==> flow/design.v <==
`timescale 1ns/10ps
module ELA(clk, rst, ready, in_data, data_rd, req, wen, addr, data_wr, done);
	input					clk;
	input					rst;
	input					ready;
	input			[7:0]	in_data;
	input			[7:0]	data_rd;
	output	reg				req;
	output	reg				wen;
	output	reg		[12:0]	addr;
	output	reg		[7:0]	data_wr;
	output	reg				done;
reg					[7:0]	S_buffer	[127:0];
reg					[7:0]	L_buffer	[2:0];
reg					[8:0]	result;
reg					[2:0]	control;
reg					[7:0]	timer_s;
wire				[8:0]	d11;
wire				[8:0]	d22;
wire				[8:0]	d33;
wire				[7:0]	d1;
wire				[7:0]	d2;
wire				[7:0]	d3;
assign 				d11 = (L_buffer[2] - S_buffer[0]);
assign				d22 = (L_buffer[1] - S_buffer[1]);
assign				d33 = (L_buffer[0] - S_buffer[2]);
assign 				d1 = d11[8] ? -d11[7:0] : d11[7:0];
assign				d2 = d22[8] ? -d22[7:0] : d22[7:0];
assign				d3 = d33[8] ? -d33[7:0] : d33[7:0];
reg					[1:0]	min;
reg         		[2:0]	state;
reg         		[2:0]	next_state;
parameter   		Rowf      	= 3'd0;
parameter   		comp      	= 3'd1;
parameter   		read       	= 3'd2;
parameter   		fish       	= 3'd3;
parameter   		stop        = 3'd4;
integer 			i;
always @(posedge clk or posedge rst)
begin
	if (rst)
	begin
		timer_s <= 8'd0;
	end
	else if ((control == 3'd0 && timer_s == 8'd130) || (control == 3'd1 && timer_s == 8'd131) ||(control == 3'd2 && timer_s == 8'd128) || control == 3'd4)
	begin
		timer_s <= 8'd0;
	end
	else
	begin
		timer_s <= timer_s + 8'd1;
	end
end
always @(posedge clk or posedge rst)
begin
	if (rst)
	begin
		req <= 1'd0;
	end
	else if (timer_s == 8'd0 && !(control == 3'd2) && !(control == 3'd4))
	begin
		req <= 1'd1;
	end
	else
	begin
		req <= 1'd0;
	end
end
always @(posedge clk)
begin
	if (rst)
	begin
	end
	else if ((control == 3'd0 && timer_s >= 8'd129) || (control == 3'd1 && timer_s == 8'd0) || (control == 3'd2 && timer_s == 8'd128))
	begin
	end
	else if (control == 3'd2)
	begin
		S_buffer[0] <= S_buffer[127];
		for(i=1; i<128; i=i+1)
		begin
			S_buffer[i] <= S_buffer[i-1];
		end
	end
	else if (timer_s <= 8'd128)
	begin
		S_buffer[0] <= in_data;
		for(i=1; i<128; i=i+1)
		begin
			S_buffer[i] <= S_buffer[i-1];
		end
	end
end
always @(posedge clk or posedge rst) 
begin
	if (rst) 
	begin
		L_buffer[0] <= 8'd0;
		L_buffer[2] <= 8'd0;
		L_buffer[1] <= 8'd0;
	end
	else if ((control == 3'd0 && timer_s >= 8'd129) || (control == 3'd1 && timer_s == 8'd0) || (control == 3'd2 && timer_s == 8'd128))
	begin
		L_buffer[0] <= L_buffer[0];
		L_buffer[2] <= L_buffer[2];
		L_buffer[1] <= L_buffer[1];
	end
	else if (control == 3'd2)
	begin
		L_buffer[0] <= L_buffer[2];
		L_buffer[2] <= L_buffer[1];
		L_buffer[1] <= L_buffer[0];
	end
	else if (timer_s <= 8'd128)
	begin
		L_buffer[0] <= S_buffer[127];
		L_buffer[2] <= L_buffer[1];
		L_buffer[1] <= L_buffer[0];
	end
end
always @(*)
begin
	if (timer_s == 8'd3)
	begin
		min = 2'd2;
	end
	else if ((d1 == d3) && (d2 == d3))
	begin
		min = 2'd0;
	end
	else if (d1 <= d3)
	begin
		if (d2 <= d1)
		begin
			min = 2'd2;
		end
		else 
		begin
			min = 2'd1;
		end
	end
	else 
	begin
		if (d2 <= d3)
		begin
			min = 2'd2;
		end
		else 
		begin
			min = 2'd3;
		end
	end
end
always @(posedge clk or posedge rst)
begin
	if (rst) 
	begin
		result <= 9'd0;
	end
	else if (control == 3'd1)
	begin
		if (timer_s == 8'd130)
		begin
			result <= ((S_buffer[0] + L_buffer[0]) >> 1);
		end
		else
		begin
			case(min)
			2'd0: result <= ((S_buffer[0] + (S_buffer[1] * 2) + S_buffer[2] + L_buffer[0] + (L_buffer[1] * 2) + L_buffer[2]) / 8);
			2'd1: result <= ((S_buffer[0] + L_buffer[2]) >> 1);
			2'd2: result <= ((S_buffer[1] + L_buffer[1]) >> 1);
			2'd3: result <= ((S_buffer[2] + L_buffer[0]) >> 1);
			endcase
		end
	end
end
always @(posedge clk or posedge rst)
 begin
	if (rst) 
	begin
		wen <= 1'd0;
	end
	else if (control == 3'd3 || control == 3'd4)
	begin
		wen <= 1'd0;
	end
	else
	begin
		wen <= 1'd1;
	end
end
always @(posedge clk or posedge rst) 
begin
	if (rst) 
	begin
		addr <= 13'd0;
	end
	else if((control == 3'd0 && timer_s <= 8'd2) || (control == 3'd1 && timer_s <= 8'd4) || control == 3'd4)
	begin
		addr <= addr;
	end
	else 
	begin
		addr <= addr + 13'd1;	
	end
end
always @(posedge clk or posedge rst) 
begin
	if (rst) 
	begin
		data_wr <= 8'd0;
	end
	else if (control == 3'd0)
	begin
		data_wr <= S_buffer[0];
	end
	else if (control == 3'd1)
	begin
		data_wr <= result;
	end
	else
	begin
		data_wr <= S_buffer[127];
	end
end
always @(posedge clk or posedge rst) 
begin
	if (rst) 
	begin
		done <= 1'd0;
	end
	else if (control == 3'd3) 
	begin
		done <= 1'd1;
	end
end
always @(posedge clk or posedge rst)
begin
    if (rst)	state <= stop;
    else 		state <= next_state;
end
always @(*) 
begin
    case(state)
    	stop:
    	begin
    		if(ready == 1'b0) next_state = stop;
    		else              next_state = Rowf;
    	end
    	Rowf :
    	begin
    		if(timer_s == 8'd130) next_state = comp;
    		else                 next_state = Rowf;
    	end
    	comp :
    	begin
    		if(timer_s == 8'd131) next_state = read;
    		else                 next_state = comp;
    	end
    	read :
    	begin
    		if(addr == 13'd8062)      next_state = fish;
    		else if(timer_s == 8'd128)next_state = comp;
    		else                     next_state = read;
    	end
    	fish : next_state = fish;
    	default : next_state = stop;
    endcase
end
always @(*) 
begin
    case(state)
    	Rowf : control = 3'd0;
    	comp : control = 3'd1;
    	read : control = 3'd2;
    	fish : control = 3'd3;
    	stop : control = 3'd4;
    	default : control = 3'd4;
    endcase
end
endmodule
# From RTL to reports: ELA
# The steps from the RTL of ELA to its reports follow in flow order.
# Lines are those of the file above, counted from 1.
# Cell names lack the library's common part.
# A cell with -- has no value.
# inputs
top_module	ELA
clock	clk
cell_library	sky130hd
lib_corner	tt_025C_1v80

# Word level
# Yosys after proc, flatten, opt, wreduce and memory -nomap, before mapping. Print and check cells are not counted. Equal cells are merged and count once.
# bits
memories	0
reg_bits	1091
wordCells	494
clocked_rd_ports_x_width	0
latch_bits	0
ramBits	0
inputBits	19
rom_bits	0
out_inout_bits	24
# op_classes
bitwise	2
reduce_and_logical	27
mux	284
eq_ne	18
n_div	0
compare	7
add_sub_neg	17
multipliers	0
shifts	0
# ops
cell	count
8-bit 2-to-1 mux	269
8-bit by 8-bit adder with 9-bit output	4
8-bit parallel mux with 4-bit select	1
8-bit by 8-bit subtractor with 9-bit output	3
8-bit <= comparator	3
8-bit equality test with constant B	3
8-bit negation	3
11-bit by 8-bit adder with 11-bit output	2
8-bit equality test	2
3-bit parallel mux with 5-bit select	1
2-bit 2-to-1 mux	7
13-bit by 1-bit adder with 13-bit output with constant B	1
13-bit equality test with constant B	1
3-bit by 2-bit equality test with 1-bit output with constant B	4
3-bit parallel mux with 4-bit select	1
10-bit by 8-bit adder with 11-bit output	1
11-bit by 9-bit adder with 11-bit output	1
1-bit logical AND	10
8-bit by 9-bit adder with 10-bit output	1
1-bit logical OR	8
8-bit by 1-bit adder with 8-bit output with constant B	1
8-bit by 2-bit <= comparator with 1-bit output with constant B	1
8-bit by 2-bit equality test with 1-bit output with constant B	1
8-bit by 3-bit <= comparator with 1-bit output with constant B	1
8-bit >= comparator with constant B	1
8-bit <= comparator with constant B	1
8-bit logical NOT	1
3-bit by 1-bit equality test with 1-bit output with constant B	2
# Other operator kinds: 12; their cells: 20.

# Logic depth
# Yosys ltp: most cells in a row. Word level: on the elaborated netlist, between registers, memories and ports. Mapped: between sequential cells and ports; inverters and the memories' decode and read muxes count.
# logic_depth
ltp_word	11
ABC_AREA	0
depth_mapped	23
mapped_depth_nobuf	22

# After synthesis
# The flow's flattened synthesis, as Yosys stat reports it; memories are mapped. The netlist is that of the ABC_AREA named above (0 if unset); the other value can give another one.
# types
cell	count	type_area_um2
edfxtp_1	1024	3.07E+04
dfrtp_1	68	1.7E+03
ha_1	96	1.2E+03
fa_1	38	760.73
xnor2_1	47	411.645
a21oi_1	63	315.302
inv_1	79	296.534
nor2_1	78	292.781
xor2_1	30	262.752
mux2_2	19	213.955
o21ai_0	39	195.187
nand2_1	43	161.405
o21bai_1	17	127.622
mux2i_1	11	110.106
nand2b_1	16	100.096
a22oi_1	13	97.594
nand3_1	17	85.082
nand4_1	12	75.072
# Other cell types: 65; their cells: 186.
# synth_totals
flip_flops	1093
buffers	26
seqArea_um2	32477.4
mapped_area_um2	38577.0
mapped_cells	1896

# Path before layout
# Path of least setup slack by OpenSTA after synthesis, without wires, with an ideal clock, recovery checks aside; 20% of the period is set as input and as output delay. Where synthesis merged equal registers, the netlist keeps one of their names.
# synth_timing
path_kind	input-to-reg
startpoint	in rst
endpoint	reg S_buffer[0][0]
period_ns	10.0
t_arrival_ns	26.534
n_path_buf	0
in_delay_ns	2.000
required_ns	8.475
driving_pins	2
setup_slack_ns	-18.059
t_first_pin_ns	2.000
path_delay_ns	26.059
setup_time_ns	1.525
synth_period_reached_ns	28.059
# "path_delay_ns" is the arrival time less input delay plus setup time.
# "driving_pins": output pins that drive a net of the path, with the launching flip-flop's if there is one; two outputs of one cell count as two.
# "synth_period_reached_ns" = period - worst setup slack (recovery checks aside). The figure is calculated, with input and output delays left at 20% of the set period.
# Between the ends stands the longest chain of elaborated cells between them, by number of cells; it is not shown to be the way that was timed. Of several equally long chains one is given.
# A line is the first line of the expression or statement that the cell stems from. Yosys adds cells for indexed reads and writes and turns some case tables into memories.
# synth_via
path_cell_list	inv_1 > and2_1
elab_chain_cells	2
cells_between	2
lines_between	0
cone_classes	1 x logic; 1 x reduce/logical
# synth_lines
element	line_no	rtl
from (decl)	4	input rst;
1-bit NOT	--
3-bit AND reduction	--
to (assign)	79	S_buffer[0] <= S_buffer[127];
to (assign)	87	S_buffer[0] <= in_data;
to (decl)	13	reg [7:0] S_buffer [127:0];

# Worst path after layout
# From the final timing report of run 1: the path of least setup slack in the routed layout; clock arrival at registers is part of the times.
# layout_timing
path_kind	reg-to-reg
startpoint	reg S_buffer[1][0]
endpoint	reg result[7]
setup_slack_ns	-0.93
t_first_pin_ns	0.66
period_ns	6.3
driving_pins	21
required_ns	6.80
t_arrival_ns	7.73
setup_time_ns	0.14
n_path_buf	1
# Between the ends stands the longest chain of elaborated cells between them, by number of cells; it is not shown to be the way that was timed. Of several equally long chains one is given.
# At most two assigning lines are given for a register; there are more.
# layout_via
path_cell_list	edfxtp_1 > ha_1 > fa_1 > nand2b_1 > a2111oi_2 > a311oi_4 > a41oi_1 > xnor2_1 > xnor2_2 > ha_1 > nand3_1 > or2_2 > buf_1 > nor3_1 > mux2i_1 > nand3_1 > o211ai_1 > a21o_2 > nand3_1 > a2111oi_4 > o41ai_2
elab_chain_cells	11
cells_between	24
lines_between	11
cone_classes	8 x add/sub; 2 x compare; 4 x eq/ne; 8 x mux; 2 x reduce/logical
# layout_lines
element	line_no	rtl
from (decl)	13	reg [7:0] S_buffer [127:0];
from (assign)	82	S_buffer[i] <= S_buffer[i-1];
from (assign)	90	S_buffer[i] <= S_buffer[i-1];
8-bit by 8-bit subtractor with 9-bit output	25	assign d22 = (L_buffer[1] - S_buffer[1]);
8-bit negation	28	assign d2 = d22[8] ? -d22[7:0] : d22[7:0];
8-bit 2-to-1 mux	28
8-bit <= comparator	144	if (d2 <= d3)
1-bit 2-to-1 mux	144
2-bit 2-to-1 mux	131	else if (d1 <= d3)
2-bit 2-to-1 mux	127	else if ((d1 == d3) && (d2 == d3))
2-bit 2-to-1 mux	123	if (timer_s == 8'd3)
2-bit equality test	168	case(min)
8-bit parallel mux with 4-bit select	168
8-bit 2-to-1 mux	162	if (timer_s == 8'd130)
to (assign)	164	result <= ((S_buffer[0] + L_buffer[0]) >> 1);
to (assign)	169	2'd0: result <= ((S_buffer[0] + (S_buffer[1] * 2) + S_buffer[2] + L_buffer[0] + (L_buffer[1] * 2) + L_buffer[2 ...

Memo
Re: implementation data of ELA

Design ELA on sky130hd. What follows are 3 stored runs of the flow, each under its own settings; their order means nothing. The constraints put input and output delay at 20% of the set period each and load the outputs with 0.01 pF.
"worst_setup_path_time_ns": the worst setup path's part of the clock period (all of it between registers, 20% less for each end at a port) less its slack. A launch clock that arrives late makes it longer, a capture clock that arrives late makes it shorter.
"power_mw": no workload was simulated; the value follows from the tool's default switching activity.

Run 1, flow files:
==> flow/run.sh <==
#!/bin/bash
# the make line also repeats the synthesis and layout settings of config.mk as NAME=value (left out here)
make -C /OpenROAD-flow-scripts/flow DESIGN_CONFIG=/design/flow/config.mk WORK_HOME=/design/flow/orfs CLKGATE_MAP_FILE= finish
==> flow/config.mk <==
export PLATFORM = sky130hd
export DESIGN_NAME = ELA
export DESIGN_NICKNAME = ELA
export VERILOG_FILES = /design/flow/design.v
export SDC_FILE = /design/flow/constraint.sdc
export NUM_CORES = 4
export LEC_CHECK = 0
export ABC_AREA = 0
export CAP_MARGIN = 20
export CELL_PAD_IN_SITES_DETAIL_PLACEMENT = 1
export CORE_ASPECT_RATIO = 1.49
export CORE_MARGIN = 2
export CORE_UTILIZATION = 68
export CTS_CLUSTER_SIZE = 56
export GPL_ROUTABILITY_DRIVEN = 0
export GPL_TIMING_DRIVEN = 0
export MAX_ROUTING_LAYER = met4
export SLEW_MARGIN = 35
==> flow/constraint.sdc <==
create_clock -name core_clock -period 6.3 [get_ports {clk}]
set_input_delay 1.2600 -clock core_clock [delete_from_list [all_inputs] [get_ports {clk}]]
set_output_delay 1.2600 -clock core_clock [all_outputs]
set_load 0.01 [all_outputs]

==> results of run 1, as CSV <==
result,value
final_setup_ws_ns,-0.928
worst_setup_path_time_ns,7.23
path_kind,"reg-to-reg"
utilization_frac,0.776
yosys.chip_area_um2,38577.0
fin_tns_ns,-3.085
dieArea_um2,58690.1
ws_hold_ns,0.406
power_mw,15.105

Run 2, flow files:
==> flow/run.sh <==
#!/bin/bash
# the make line also repeats the synthesis and layout settings of config.mk as NAME=value (left out here)
make -C /OpenROAD-flow-scripts/flow DESIGN_CONFIG=/design/flow/config.mk WORK_HOME=/design/flow/orfs CLKGATE_MAP_FILE= finish
==> flow/config.mk <==
export PLATFORM = sky130hd
export DESIGN_NAME = ELA
export DESIGN_NICKNAME = ELA
export VERILOG_FILES = /design/flow/design.v
export SDC_FILE = /design/flow/constraint.sdc
export NUM_CORES = 4
export LEC_CHECK = 0
export CAP_MARGIN = 20
export CORE_MARGIN = 2
export CORE_UTILIZATION = 40
export SETUP_SLACK_MARGIN = 0.98
export SLEW_MARGIN = 20
==> flow/constraint.sdc <==
create_clock -name core_clock -period 6.15 [get_ports {clk}]
set_input_delay 1.2300 -clock core_clock [delete_from_list [all_inputs] [get_ports {clk}]]
set_output_delay 1.2300 -clock core_clock [all_outputs]
set_load 0.01 [all_outputs]

==> results of run 2, as CSV <==
result,value
yosys.chip_area_um2,38577.0
ws_hold_ns,0.405
worst_setup_path_time_ns,4.96
path_kind,"reg-to-reg"
utilization_frac,0.467
power_mw,15.453
fin_tns_ns,0.000
dieArea_um2,98941.7
final_setup_ws_ns,1.191

Run 3, flow files:
==> flow/run.sh <==
#!/bin/bash
# the make line also repeats the synthesis and layout settings of config.mk as NAME=value (left out here)
make -C /OpenROAD-flow-scripts/flow DESIGN_CONFIG=/design/flow/config.mk WORK_HOME=/design/flow/orfs CLKGATE_MAP_FILE= finish
==> flow/config.mk <==
export PLATFORM = sky130hd
export DESIGN_NAME = ELA
export DESIGN_NICKNAME = ELA
export VERILOG_FILES = /design/flow/design.v
export SDC_FILE = /design/flow/constraint.sdc
export NUM_CORES = 4
export LEC_CHECK = 0
export CAP_MARGIN = 15
export CELL_PAD_IN_SITES_DETAIL_PLACEMENT = 2
export CORE_ASPECT_RATIO = 1.78
export CORE_MARGIN = 2
export CORE_UTILIZATION = 40
export CTS_CLUSTER_SIZE = 85
export GPL_TIMING_DRIVEN = 0
export HOLD_SLACK_MARGIN = 0.15
export MAX_ROUTING_LAYER = met4
export MIN_ROUTING_LAYER = met1
export SLEW_MARGIN = 5
export TNS_END_PERCENT = 90
==> flow/constraint.sdc <==
create_clock -name core_clock -period 10.8 [get_ports {clk}]
set_input_delay 2.1600 -clock core_clock [delete_from_list [all_inputs] [get_ports {clk}]]
set_output_delay 2.1600 -clock core_clock [all_outputs]
set_load 0.01 [all_outputs]

==> results of run 3, as CSV <==
result,value
final_setup_ws_ns,3.910
yosys.chip_area_um2,38577.0
fin_tns_ns,0.000
utilization_frac,0.46
power_mw,8.959
worst_setup_path_time_ns,6.89
path_kind,"reg-to-reg"
ws_hold_ns,0.402
dieArea_um2,99046.8
